==> flow/design.v <==
`timescale 1ns/1ns
module cpx_multiply #(parameter xi_bits = 12,
		                  parameter xq_bits = 12,
		                  parameter yi_bits = 12,
		                  parameter yq_bits = 12,
		                  parameter i_bits = 24,
		                  parameter q_bits = 24
		                  )
   (input clk,
    input                      rst,
    input                      m_axis_tready,
    input                      m_axis_tvalid,
    input signed [xi_bits-1:0] xi,
    input signed [xq_bits-1:0] xq,
    input signed [yi_bits-1:0] yi,
    input signed [yq_bits-1:0] yq,
    output reg                 s_axis_tready,
    output signed [i_bits-1:0] i,
    output signed [q_bits-1:0] q,
    output reg                 s_axis_tvalid
    );
   reg [2:0]                   pipeline;
   reg signed [(xi_bits + yi_bits)-1:0] 	   i_sub;
   reg signed [(xi_bits + yi_bits)-1:0]      i_sub_out;
   reg signed [(xq_bits + yq_bits)-1:0]      q_add;
   reg signed [(xq_bits + yq_bits)-1:0]      q_add_out;
   reg signed [(xi_bits + yi_bits)-1:0]      xu;
   reg signed [(xi_bits + yi_bits)-1:0]      xu_out;
   reg signed [(xq_bits + yq_bits)-1:0]      yv;
   reg signed [(xq_bits + yq_bits)-1:0]      yv_out;
   reg signed [(xi_bits + yq_bits)-1:0]      xv;
   reg signed [(xi_bits + yq_bits)-1:0]      xv_out;
   reg signed [(xq_bits + yi_bits)-1:0]      yu;
   reg signed [(xq_bits + yi_bits)-1:0]      yu_out;
   assign i = i_sub_out[(xi_bits+yi_bits)-1: (xi_bits+yi_bits-i_bits)];
   assign q = q_add_out[(xq_bits+yq_bits)-1: (xq_bits+yq_bits-q_bits)];
   always @(posedge clk) begin
      if (rst) begin
         xu <= 'd0;
         yv <= 'd0;
         xv <= 'd0;
         yu <= 'd0;
      end else if (m_axis_tvalid & s_axis_tready) begin
         xu <= xi * yi;
         yv <= xq * yq;
         xv <= xi * yq;
         yu <= xq * yi;
      end else begin
         xu <= xu;
         yv <= yv;
         xv <= xv;
         yu <= yu;
      end  
   end
   always @(posedge clk) begin
      if (rst) begin
         xu_out <= 'd0;
         yv_out <= 'd0;
         xv_out <= 'd0;
         yu_out <= 'd0;
         i_sub <= 'd0;
         i_sub_out <= 'd0;
         q_add <= 'd0;
         q_add_out <= 'd0;
      end else if(m_axis_tready) begin
         xu_out <= xu;
         yv_out <= yv;
         xv_out <= xv;
         yu_out <= yu;
         i_sub <= xu_out - yv_out;
         i_sub_out <= i_sub;
         q_add <= xv_out + yu_out;
         q_add_out <= q_add;
      end  
      else begin
         xu_out <= xu_out;
         yv_out <= yv_out;
         xv_out <= xv_out;
         yu_out <= yu_out;
         i_sub <= i_sub;
         i_sub_out <= i_sub_out;
         q_add <= q_add;
         q_add_out <= q_add_out;
      end  
   end  
   always @(posedge clk) begin
      if (rst) begin
         pipeline <= 3'b0;
         s_axis_tvalid <= 1'b0;
      end else begin
         if(m_axis_tvalid & s_axis_tready) begin
            pipeline <= (pipeline << 1) | {2'b00, m_axis_tready};
         end else if (m_axis_tready) begin
            pipeline <= (pipeline << 1);
         end
         s_axis_tvalid <= pipeline[2];
      end
   end  
   always @(posedge clk) begin
      if (rst) begin
         s_axis_tready <= 1'b0;
      end else begin
         s_axis_tready <= m_axis_tready | ~pipeline[0];
      end
   end
endmodule  
`timescale 1ns/1ns
module dot_prod_pip #(parameter xi_bits = 12,
                      parameter xq_bits = 12,
                      parameter yi_bits = 12,
                      parameter yq_bits = 12,
                      parameter i_bits = 24,
                      parameter q_bits = 24,
                      parameter dot_length = 5,
                      parameter dot_length_counter_bits = 3,
                      parameter sum_i_bits = 24,
                      parameter sum_q_bits = 24
                      )
   (input clk,
    input                          rst,
    input                          m_axis_product_tready,
    input                          m_axis_x_tvalid,
    input [xi_bits - 1:0]          xi,
    input [xq_bits - 1:0]          xq,
    input                          m_axis_y_tvalid,
    input [yi_bits - 1:0]          yi,
    input [yq_bits - 1:0]          yq,
    output reg                     s_axis_product_tvalid,
    output reg signed [i_bits-1:0] i,
    output reg signed [q_bits-1:0] q
    );
   wire                            cpx_m_axis_tvalid;
   wire signed [xi_bits + yi_bits -1:0] mult_out_i;
   wire signed [xq_bits + yq_bits -1:0] mult_out_q;
   wire signed [sum_i_bits - 1:0]       mult_out_i_extended;
   wire signed [sum_q_bits - 1:0]       mult_out_q_extended;
   reg signed [sum_i_bits - 1:0]        sum_i;
   reg signed [sum_q_bits - 1:0]        sum_q;
   reg [dot_length_counter_bits:0]      dot_length_counter;
   wire [31:0]                          dot_length_counter_extended;
   wire                                 s_axis_cpx_tvalid;
   wire                                 s_axis_cpx_tready;
   assign cpx_m_axis_tvalid = m_axis_x_tvalid & m_axis_y_tvalid;
   assign mult_out_i_extended = { {(sum_i_bits - (xi_bits + yi_bits)){mult_out_i[xi_bits + yi_bits - 1]}}, mult_out_i};
   assign mult_out_q_extended = { {(sum_q_bits - (xq_bits + yq_bits)){mult_out_q[xq_bits + yq_bits - 1]}}, mult_out_q};
   assign dot_length_counter_extended = { {(31 - dot_length_counter_bits){dot_length_counter[dot_length_counter_bits]}}, dot_length_counter};
   cpx_multiply #(.xi_bits(xi_bits),
                  .xq_bits(xq_bits),
                  .yi_bits(yi_bits),
                  .yq_bits(yq_bits),
                  .i_bits(xi_bits + yi_bits),
                  .q_bits(xq_bits + yq_bits)) cpx_multiply_dot_pip(.clk(clk),
                                                                   .rst(rst),
                                                                   .m_axis_tready(m_axis_product_tready),
                                                                   .m_axis_tvalid(cpx_m_axis_tvalid),
                                                                   .xi(xi),
                                                                   .xq(xq),
                                                                   .yi(yi),
                                                                   .yq(yq),
                                                                   .i(mult_out_i),
                                                                   .q(mult_out_q),
                                                                   .s_axis_tready(s_axis_cpx_tready),
                                                                   .s_axis_tvalid(s_axis_cpx_tvalid));
   always @(posedge clk) begin
      if (rst) begin
         dot_length_counter <= -'d1;
         sum_i <= 'd0;
         sum_q <= 'd0;
      end
      else if (s_axis_cpx_tvalid && m_axis_product_tready) begin
         if (dot_length_counter_extended < (dot_length - 1)) begin
            dot_length_counter <= dot_length_counter + 1'b1;
            sum_i <= sum_i + mult_out_i_extended;
            sum_q <= sum_q + mult_out_q_extended;
         end
         else begin
            dot_length_counter <= 'd0;
            sum_i <= mult_out_i_extended;
            sum_q <= mult_out_q_extended;
         end  
      end  
      else if (m_axis_product_tready) begin
         if(dot_length_counter_extended == (dot_length - 1)) begin
            dot_length_counter <= 'd0;
            sum_i <= 'd0;
            sum_q <= 'd0;
         end
      end
   end  
   always @(posedge clk) begin
      if (rst) begin
         s_axis_product_tvalid <= 1'b0;
         i <= 'd0;
         q <= 'd0;
      end
      else if(dot_length_counter_extended == (dot_length - 1)) begin
         s_axis_product_tvalid <= 1'b1;
         i <= sum_i[sum_i_bits - 1:(sum_i_bits - i_bits)];
         q <= sum_q[sum_q_bits - 1:(sum_q_bits - q_bits)];
      end
      else begin
         s_axis_product_tvalid <= 1'b0;
         i <= i;
         q <= q;
      end
   end
endmodule  
`timescale 1ns/1ns
module arg_max #(parameter buffer_length = 10,
                 parameter index_bits = 4,
                 parameter out_max_bits = 4,
                 parameter i_bits = 12,
                 parameter q_bits = 12
                 )
   (input clk,
    input                           rst,
    input                           m_axis_tvalid,
    input signed [i_bits - 1:0]     xi,
    input signed [q_bits - 1:0]     xq,
    output reg                      s_axis_tready,
    input                           m_axis_tready,
    output reg [out_max_bits - 1:0] out_max,
    output reg [index_bits-1:0]     index,
    output reg                      s_axis_tvalid
    );
   reg signed [index_bits:0]        icounter;
   wire signed [31:0]               icounter_extended;
   reg [i_bits + i_bits - 2:0]      i_square;
   reg [q_bits + q_bits - 2:0]      q_square;
   reg [out_max_bits - 1:0]         argsum;
   reg                              sq_stage_valid;
   reg                              sum_stage_valid;
   reg                              cmp_stage_valid;
   wire                             result_collected;
   reg                              result_collected_buff;
   wire                             result_collected_cond;
   assign icounter_extended = { {(31 - index_bits){icounter[index_bits]}}, icounter};
   assign result_collected = s_axis_tvalid & m_axis_tready;
   assign result_collected_cond = result_collected | result_collected_buff;
   always @(posedge clk) begin
      if (rst) begin
         s_axis_tready <= 1'b0;
      end
      else if (icounter_extended < buffer_length) begin
         s_axis_tready <= 1'b1;
      end
      else if ((icounter_extended == buffer_length) | result_collected_cond) begin
         s_axis_tready <= 1'b1;
      end
      else begin
         s_axis_tready <= 1'b0;
      end
   end
   always @(posedge clk) begin
      if (rst) begin
         i_square <= 'd0;
         q_square <= 'd0;
         sq_stage_valid <= 1'b0;
      end
      else if (m_axis_tvalid & (s_axis_tready)) begin
         i_square <= xi * xi;
         q_square <= xq * xq;
         sq_stage_valid <= 1'b1;
      end else begin
         i_square <= i_square;
         q_square <= q_square;
         sq_stage_valid <= 1'b0;
      end
   end
   always @(posedge clk) begin
      if (rst) begin
         argsum <= 'd0;
         sum_stage_valid <= 1'b0;
      end
      else if (sq_stage_valid) begin
         argsum <= i_square + q_square;
         sum_stage_valid <= 1'b1;
      end
      else if ((icounter_extended == buffer_length -1) && !sq_stage_valid) begin
         argsum <= 'd0;
         sum_stage_valid <= 1'b0;
      end
      else begin
         argsum <= argsum;
         sum_stage_valid <= 1'b0;
      end
   end
   always @(posedge clk) begin
      if (rst) begin
         index <= 'd0;
         out_max <= 'd0;
         cmp_stage_valid <= 1'b0;
      end
      else if ((icounter_extended == 'd0) && !sum_stage_valid && result_collected_cond) begin
         index <= 'd0;
         out_max <= argsum;
         cmp_stage_valid <= 1'b0;
      end
      else if ((argsum > out_max) && sum_stage_valid) begin
         index <= icounter[index_bits - 1:0];
         out_max <= argsum;
         cmp_stage_valid <= 1'b1;
      end
      else if (sum_stage_valid) begin
         index <= index;
         out_max <= out_max;
         cmp_stage_valid <= 1'b1;
      end
      else begin
         index <= index;
         out_max <= out_max;
         cmp_stage_valid <= 1'b0;
      end
   end  
   always @(posedge clk) begin
      if (rst) begin
         icounter <= 'd0;
      end
      else if (icounter_extended < (buffer_length - 1)) begin
         if (sum_stage_valid) begin
            icounter <= icounter + 1'b1;
         end else begin
            icounter <= icounter;
         end
      end
      else if (icounter_extended == (buffer_length - 1)) begin
         icounter <= 'd0;
      end else begin
         icounter <= icounter;
      end
   end  
   always @(posedge clk) begin
      if (rst) begin
         result_collected_buff <= 1'b0;
         s_axis_tvalid <= 1'b0;
      end
      else begin
         result_collected_buff <= result_collected;
         if (result_collected_cond) begin
            s_axis_tvalid <= 1'b0;
         end
         else if (icounter_extended == (buffer_length - 1)) begin
            s_axis_tvalid <= 1'b1;
         end
         else begin
            s_axis_tvalid <= s_axis_tvalid;
         end
      end
   end
endmodule  
`timescale 1ns/1ns
module x_corr #(parameter xi_bits = 12,
                parameter xq_bits = 12,
                parameter yi_bits = 12,
                parameter yq_bits = 12,
                parameter i_bits = 31,
                parameter q_bits = 31,
                parameter length = 102,
                parameter length_counter_bits = 7,
                parameter out_max_bits = 62
                )
   (input clk,
    input                              rst,
    output                             s_axis_tready,
    input [xi_bits - 1:0]              xi,
    input [xq_bits - 1:0]              xq,
    input [yi_bits - 1:0]              yi,
    input [yq_bits - 1:0]              yq,
    input                              m_axis_tvalid,
    input                              m_axis_tready,
    output [out_max_bits - 1:0]        out_max,
    output [length_counter_bits - 1:0] index,
    output                             s_axis_tvalid
    );
   wire                                s_axis_product_tvalid;
   wire                                m_axis_x_tvalid;
   wire                                m_axis_y_tvalid;
   wire                                m_axis_product_tready;
   wire signed [31 - 1:0] i;
   wire signed [31 - 1:0] q;
   assign m_axis_x_tvalid = m_axis_tvalid;
   assign m_axis_y_tvalid = m_axis_tvalid;
   assign m_axis_product_tready = s_axis_tready;
   dot_prod_pip #(.xi_bits(12),
                  .xq_bits(12),
                  .yi_bits(12),
                  .yq_bits(12),
                  .i_bits(31),
                  .q_bits(31),
                  .dot_length(100),
                  .dot_length_counter_bits(7),
                  .sum_i_bits(31),
                  .sum_q_bits(31)
                  ) dp_x_corr (.clk(clk),
                               .rst(rst),
                               .m_axis_product_tready(m_axis_product_tready),
                               .m_axis_x_tvalid(m_axis_x_tvalid),
                               .xi(xi),
                               .xq(xq),
                               .m_axis_y_tvalid(m_axis_y_tvalid),
                               .yi(yi),
                               .yq(yq),
                               .s_axis_product_tvalid(s_axis_product_tvalid),
                               .i(i),
                               .q(q)
                               );
                                  arg_max #(.buffer_length(length),
                                            .index_bits(length_counter_bits),
                                            .out_max_bits(out_max_bits),
                                            .i_bits(31),
                                            .q_bits(31)) arg_max_xc(.clk(clk),
                                                                    .rst(rst),
                                                                    .m_axis_tvalid(s_axis_product_tvalid),
                                                                    .xi(i),
                                                                    .xq(q),
                                                                    .s_axis_tready(s_axis_tready),
                                                                    .m_axis_tready(m_axis_tready),
                                                                    .out_max(out_max),
                                                                    .index(index),
                                                                    .s_axis_tvalid(s_axis_tvalid)
                                                                    );
endmodule  
**Tool chain data of x_corr**

Tool output for the design above, in the order of the flow.
Lines are those of the file above, counted from 1.
Operators: Yosys type, input widths -> output width; for muxes data width and select width s.
Cell names lack the library's common part.
The mark n/a stands for no value.

- Design top: x_corr
- Clock port: clk
- Library: sky130hd
- Timing corner: tt_025C_1v80

**After elaboration**

Yosys after proc, flatten, opt, wreduce and memory -nomap, before mapping. Memory bits, and registers merged into a memory's read port (data or address), are not among the register bits. Print and check cells are not counted. Equal cells are merged and count once.

- Register bits: 692
- Cells after elaboration: 103
- Input bits: 52
- Output and inout port bits: 71

- Bitwise gates (word level): 8
- Eq/ne operators: 4
- Muxes and demuxes: 24
- $mul: 6
- Order comparisons: 4
- $add $sub $neg: 7
- Reductions and logical operators: 18

Operators with widths:

| kind | number |
|---|---|
| $mul 31x31->61 | 2 |
| $mul 12x12->24 | 4 |
| $mux 62 | 4 |
| $mux 31 | 6 |
| $add 31x24->31 | 2 |
| $add 61x61->62 | 1 |
| $gt 62x62->1 | 1 |
| $mux 8 | 7 |
| $lt 32x7->1 const B | 1 |
| $eq 32x7->1 const B | 1 |
| $logic_not 32->1 | 1 |
| $add 24x24->24 | 1 |
| $sub 24x24->24 | 1 |
| $add 8x1->8 const B | 2 |
| $lt 8x8->1 const B | 2 |
| $eq 8x8->1 const B | 2 |
| $reduce_bool 2->1 | 6 |
| $mux 3 | 2 |
| $logic_and 1x1->1 | 5 |
| $mux 1 | 5 |
| $reduce_and 2->1 | 2 |
| $reduce_or 2->1 | 2 |
| $and 1x1->1 | 3 |
| $or 1x1->1 | 3 |
| $or 3x1->3 | 1 |
| $logic_not 1->1 | 2 |
| $ne 2x1->1 const B | 1 |
| $not 1->1 | 1 |

**Logic depth**

Yosys ltp: most cells in a row. Word level: on the elaborated netlist, between registers, memories and ports. Mapped: between sequential cells and ports; inverters and the memories' decode and read muxes count.

- Depth in word-level cells: 5
- ABC_AREA: 1
- Depth in mapped cells: 37
- Mapped depth without buffers: 35

**Netlist**

The flow's flattened synthesis, as Yosys stat reports it; memories are mapped. The netlist is that of the ABC_AREA named above (0 if unset); the other value can give another one.
Totals and module areas in this step are rounded.

Cell types:

| type | number | area in all (um^2) |
|---|---|---|
| fa_1 | 2420 | 4.84E+04 |
| inv_1 | 4652 | 1.75E+04 |
| nand2_1 | 3856 | 1.45E+04 |
| dfxtp_1 | 690 | 1.38E+04 |
| ha_1 | 821 | 1.03E+04 |
| nor2_1 | 1192 | 4.47E+03 |
| a21oi_1 | 809 | 4.05E+03 |
| o21ai_0 | 590 | 2.95E+03 |
| nand3_1 | 537 | 2.69E+03 |
| clkbuf_1 | 459 | 1.72E+03 |
| xor2_1 | 134 | 1.17E+03 |
| nand4_1 | 115 | 719.44 |
| xnor2_1 | 70 | 613.088 |
| o21bai_1 | 69 | 517.997 |
| nor3_1 | 85 | 425.408 |
| o211ai_1 | 37 | 277.766 |
| a21o_1 | 30 | 225.216 |
| buf_2 | 45 | 225.216 |

Not listed: further types 40, cells in them 254.

- Area of sequential cells: 14000 um^2
- Flip-flops: 690
- Buffer cells: 546
- Mapped cells: 16865
- Synthesis area: 130000 um^2

**Path before layout**

OpenSTA on the mapped netlist: ideal clock, no wires. The path of least setup slack (recovery checks aside). Input and output delay are each 20% of the period. Register names are those of the netlist, which keeps one name where synthesis merged equal registers.

- Path kind: reg-to-reg
- From: reg dp_x_corr.i[30]
- To: reg arg_max_xc.i_square[55]
- Data required time: 9.891 ns
- Library setup time: 0.109 ns
- Path delay: 7.321 ns
- Buffers on the path: 2
- Launch time at the first pin: 0.000 ns
- Path slack: 2.679 ns
- Stages: 29
- Clock period: 10.0 ns
- Data arrival time: 7.212 ns
- Period reached after synthesis: 7.321 ns

"path delay" is the arrival time less input delay plus setup time.
"stages" counts driving pins, that of a launching flip-flop among them; a cell with two outputs on the path counts twice.
"period reached after synthesis" is the clock period less the worst setup slack; recovery checks do not enter. This is arithmetic on one report: input and output delays are still those of the set period (20% each).
The rows between start and end are the longest chain of elaborated cells between them; the timing report does not say that the signal goes this way. Where chains are equally long, one stands for them.
A line is the first line of the expression or statement that the cell stems from. Yosys adds cells for indexed reads and writes and turns some case tables into memories.
A register here has more assigning lines than the two given.

- Cell sequence: dfxtp_1 clkbuf_1 buf_1 nand2_1 fa_1 fa_1 inv_1 fa_1 inv_1 fa_1 fa_1 inv_1 fa_1 inv_1 fa_1 fa_1 inv_1 ha_1 nand2_1 nor2_1 inv_1 nor2_1 nand2_1 nor3_1 nand2_1 nand3_1 nand3_1 nand2_1 inv_1
- Cells in the longest elaborated chain: 1
- Elaborated cells on any way between the ends: 1
- RTL lines with such cells: 1
- Classes of those cells: 1 x mul

Ends and longest elaborated chain, post-synthesis:

| what | line | RTL |
|---|---|---|
| start, declared | 129 | `output reg signed [i_bits-1:0] i,` |
| start, assigned | 198 | `i <= sum_i[sum_i_bits - 1:(sum_i_bits - i_bits)];` |
| start, assigned | 203 | `i <= i;` |
| $mul 31x31->61 | 261 | `i_square <= xi * xi;` |
| end, assigned | 261 |  |
| end, assigned | 265 | `i_square <= i_square;` |
| end, declared | 228 | `reg [i_bits + i_bits - 2:0]      i_square;` |

**Worst path after layout**

From the final timing report of run 2: the path of least setup slack in the routed layout; clock arrival at registers is part of the times.

- Path kind: reg-to-reg
- From: reg dp_x_corr.i[30]
- To: reg arg_max_xc.i_square[60]
- Clock period: 9.79 ns
- Data required time: 10.43 ns
- Path slack: 1.37 ns
- Library setup time: 0.10 ns
- Data arrival time: 9.06 ns
- Launch time at the first pin: 0.74 ns
- Stages: 30
- Buffers on the path: 1

The rows between start and end are the longest chain of elaborated cells between them; the timing report does not say that the signal goes this way. Where chains are equally long, one stands for them.
A register here has more assigning lines than the two given.

- Cell sequence: dfxtp_1 buf_4 nand2_1 fa_1 fa_1 inv_1 fa_1 inv_1 fa_1 fa_1 fa_1 inv_1 fa_1 inv_1 fa_1 inv_1 ha_1 nand2_1 inv_1 nand2_1 nor2_1 nand2_1 nor3_1 nand2_1 nand3_1 inv_1 nand2_1 nand3_1 nand2_1 inv_1
- Cells in the longest elaborated chain: 1
- Elaborated cells on any way between the ends: 1
- RTL lines with such cells: 1
- Classes of those cells: 1 x mul

Ends and longest elaborated chain, post-layout:

| what | line | RTL |
|---|---|---|
| start, declared | 129 | `output reg signed [i_bits-1:0] i,` |
| start, assigned | 198 | `i <= sum_i[sum_i_bits - 1:(sum_i_bits - i_bits)];` |
| start, assigned | 203 | `i <= i;` |
| $mul 31x31->61 | 261 | `i_square <= xi * xi;` |
| end, assigned | 261 |  |
| end, assigned | 265 | `i_square <= i_square;` |
| end, declared | 228 | `reg [i_bits + i_bits - 2:0]      i_square;` |

Flow measurements of x_corr on sky130hd: 5 stored runs with different settings, listed in no order. Input and output delays are each 20% of the period that was set; the output load is 0.01 pF.
"achieved period" = clock period - worst setup slack. The figure is calculated, with input and output delays left at 20% of the set period.
By "total power after layout" is meant OpenSTA's value without simulated activity: inputs other than the clock are taken to toggle once in ten clock periods, and the tool carries that through the logic.
Results are given in rounded form.

### Run 1

Settings: `ABC_AREA=1`, `CELL_PAD_IN_SITES_DETAIL_PLACEMENT=1`, `CELL_PAD_IN_SITES_GLOBAL_PLACEMENT=3`, `CORE_MARGIN=3`, `CORE_UTILIZATION=46`, `CTS_CLUSTER_DIAMETER=109`, `CTS_CLUSTER_SIZE=61`, `GPL_ROUTABILITY_DRIVEN=1`, `GPL_TIMING_DRIVEN=0`, `HOLD_SLACK_MARGIN=0.02`, `MIN_ROUTING_LAYER=met1`, `PLACE_DENSITY_LB_ADDON=0.13`, `SETUP_SLACK_MARGIN=1.81`, `SLEW_MARGIN=15`, `TNS_END_PERCENT=45`, `period_ns=15.8`, `CAP_MARGIN=20`

Not finished: placement ended with error FLW-0024.

### Run 2

Settings: `ABC_AREA=1`, `CELL_PAD_IN_SITES_DETAIL_PLACEMENT=0`, `CORE_UTILIZATION=44`, `CTS_CLUSTER_DIAMETER=97`, `PLACE_DENSITY_LB_ADDON=0.24`, `TNS_END_PERCENT=10`, `period_ns=9.79`, `CAP_MARGIN=20`, `CORE_MARGIN=2`, `SLEW_MARGIN=20`

- Cell area after synthesis: 130000 um^2
- Die footprint: 290000 um^2
- Standard-cell area after routing: 130000 um^2
- Utilization after routing: 47%
- Smallest setup slack: 1.4 ns
- Total power after layout: 17000 uW
- Achieved period: 8.420 ns

### Run 3

Settings: `CORE_UTILIZATION=19`, `period_ns=9.08`, `CAP_MARGIN=20`, `CORE_MARGIN=2`, `SLEW_MARGIN=20`

- Cell area after synthesis: 120000 um^2
- Die footprint: 620000 um^2
- Standard-cell area after routing: 130000 um^2
- Utilization after routing: 21%
- Smallest setup slack: 0.51 ns
- Total power after layout: 18000 uW
- Achieved period: 8.574 ns

### Run 4

Settings: `CORE_UTILIZATION=50`, `CTS_CLUSTER_DIAMETER=279`, `GPL_TIMING_DRIVEN=0`, `MAX_ROUTING_LAYER=met5`, `MIN_ROUTING_LAYER=met1`, `PLACE_DENSITY_LB_ADDON=0.24`, `SETUP_SLACK_MARGIN=0.44`, `SLEW_MARGIN=30`, `period_ns=7.95`, `CAP_MARGIN=20`, `CORE_MARGIN=2`

- Cell area after synthesis: 120000 um^2
- Die footprint: 240000 um^2
- Standard-cell area after routing: 130000 um^2
- Utilization after routing: 58%
- Smallest setup slack: -0.39 ns
- Total power after layout: 21000 uW
- Achieved period: 8.340 ns

### Run 5

Settings: `CORE_UTILIZATION=40`, `period_ns=10.1`, `CAP_MARGIN=20`, `CORE_MARGIN=2`, `SLEW_MARGIN=20`

- Cell area after synthesis: 120000 um^2
- Die footprint: 290000 um^2
- Standard-cell area after routing: 120000 um^2
- Utilization after routing: 43%
- Smallest setup slack: 1.1 ns
- Total power after layout: 15000 uW
- Achieved period: 9.000 ns
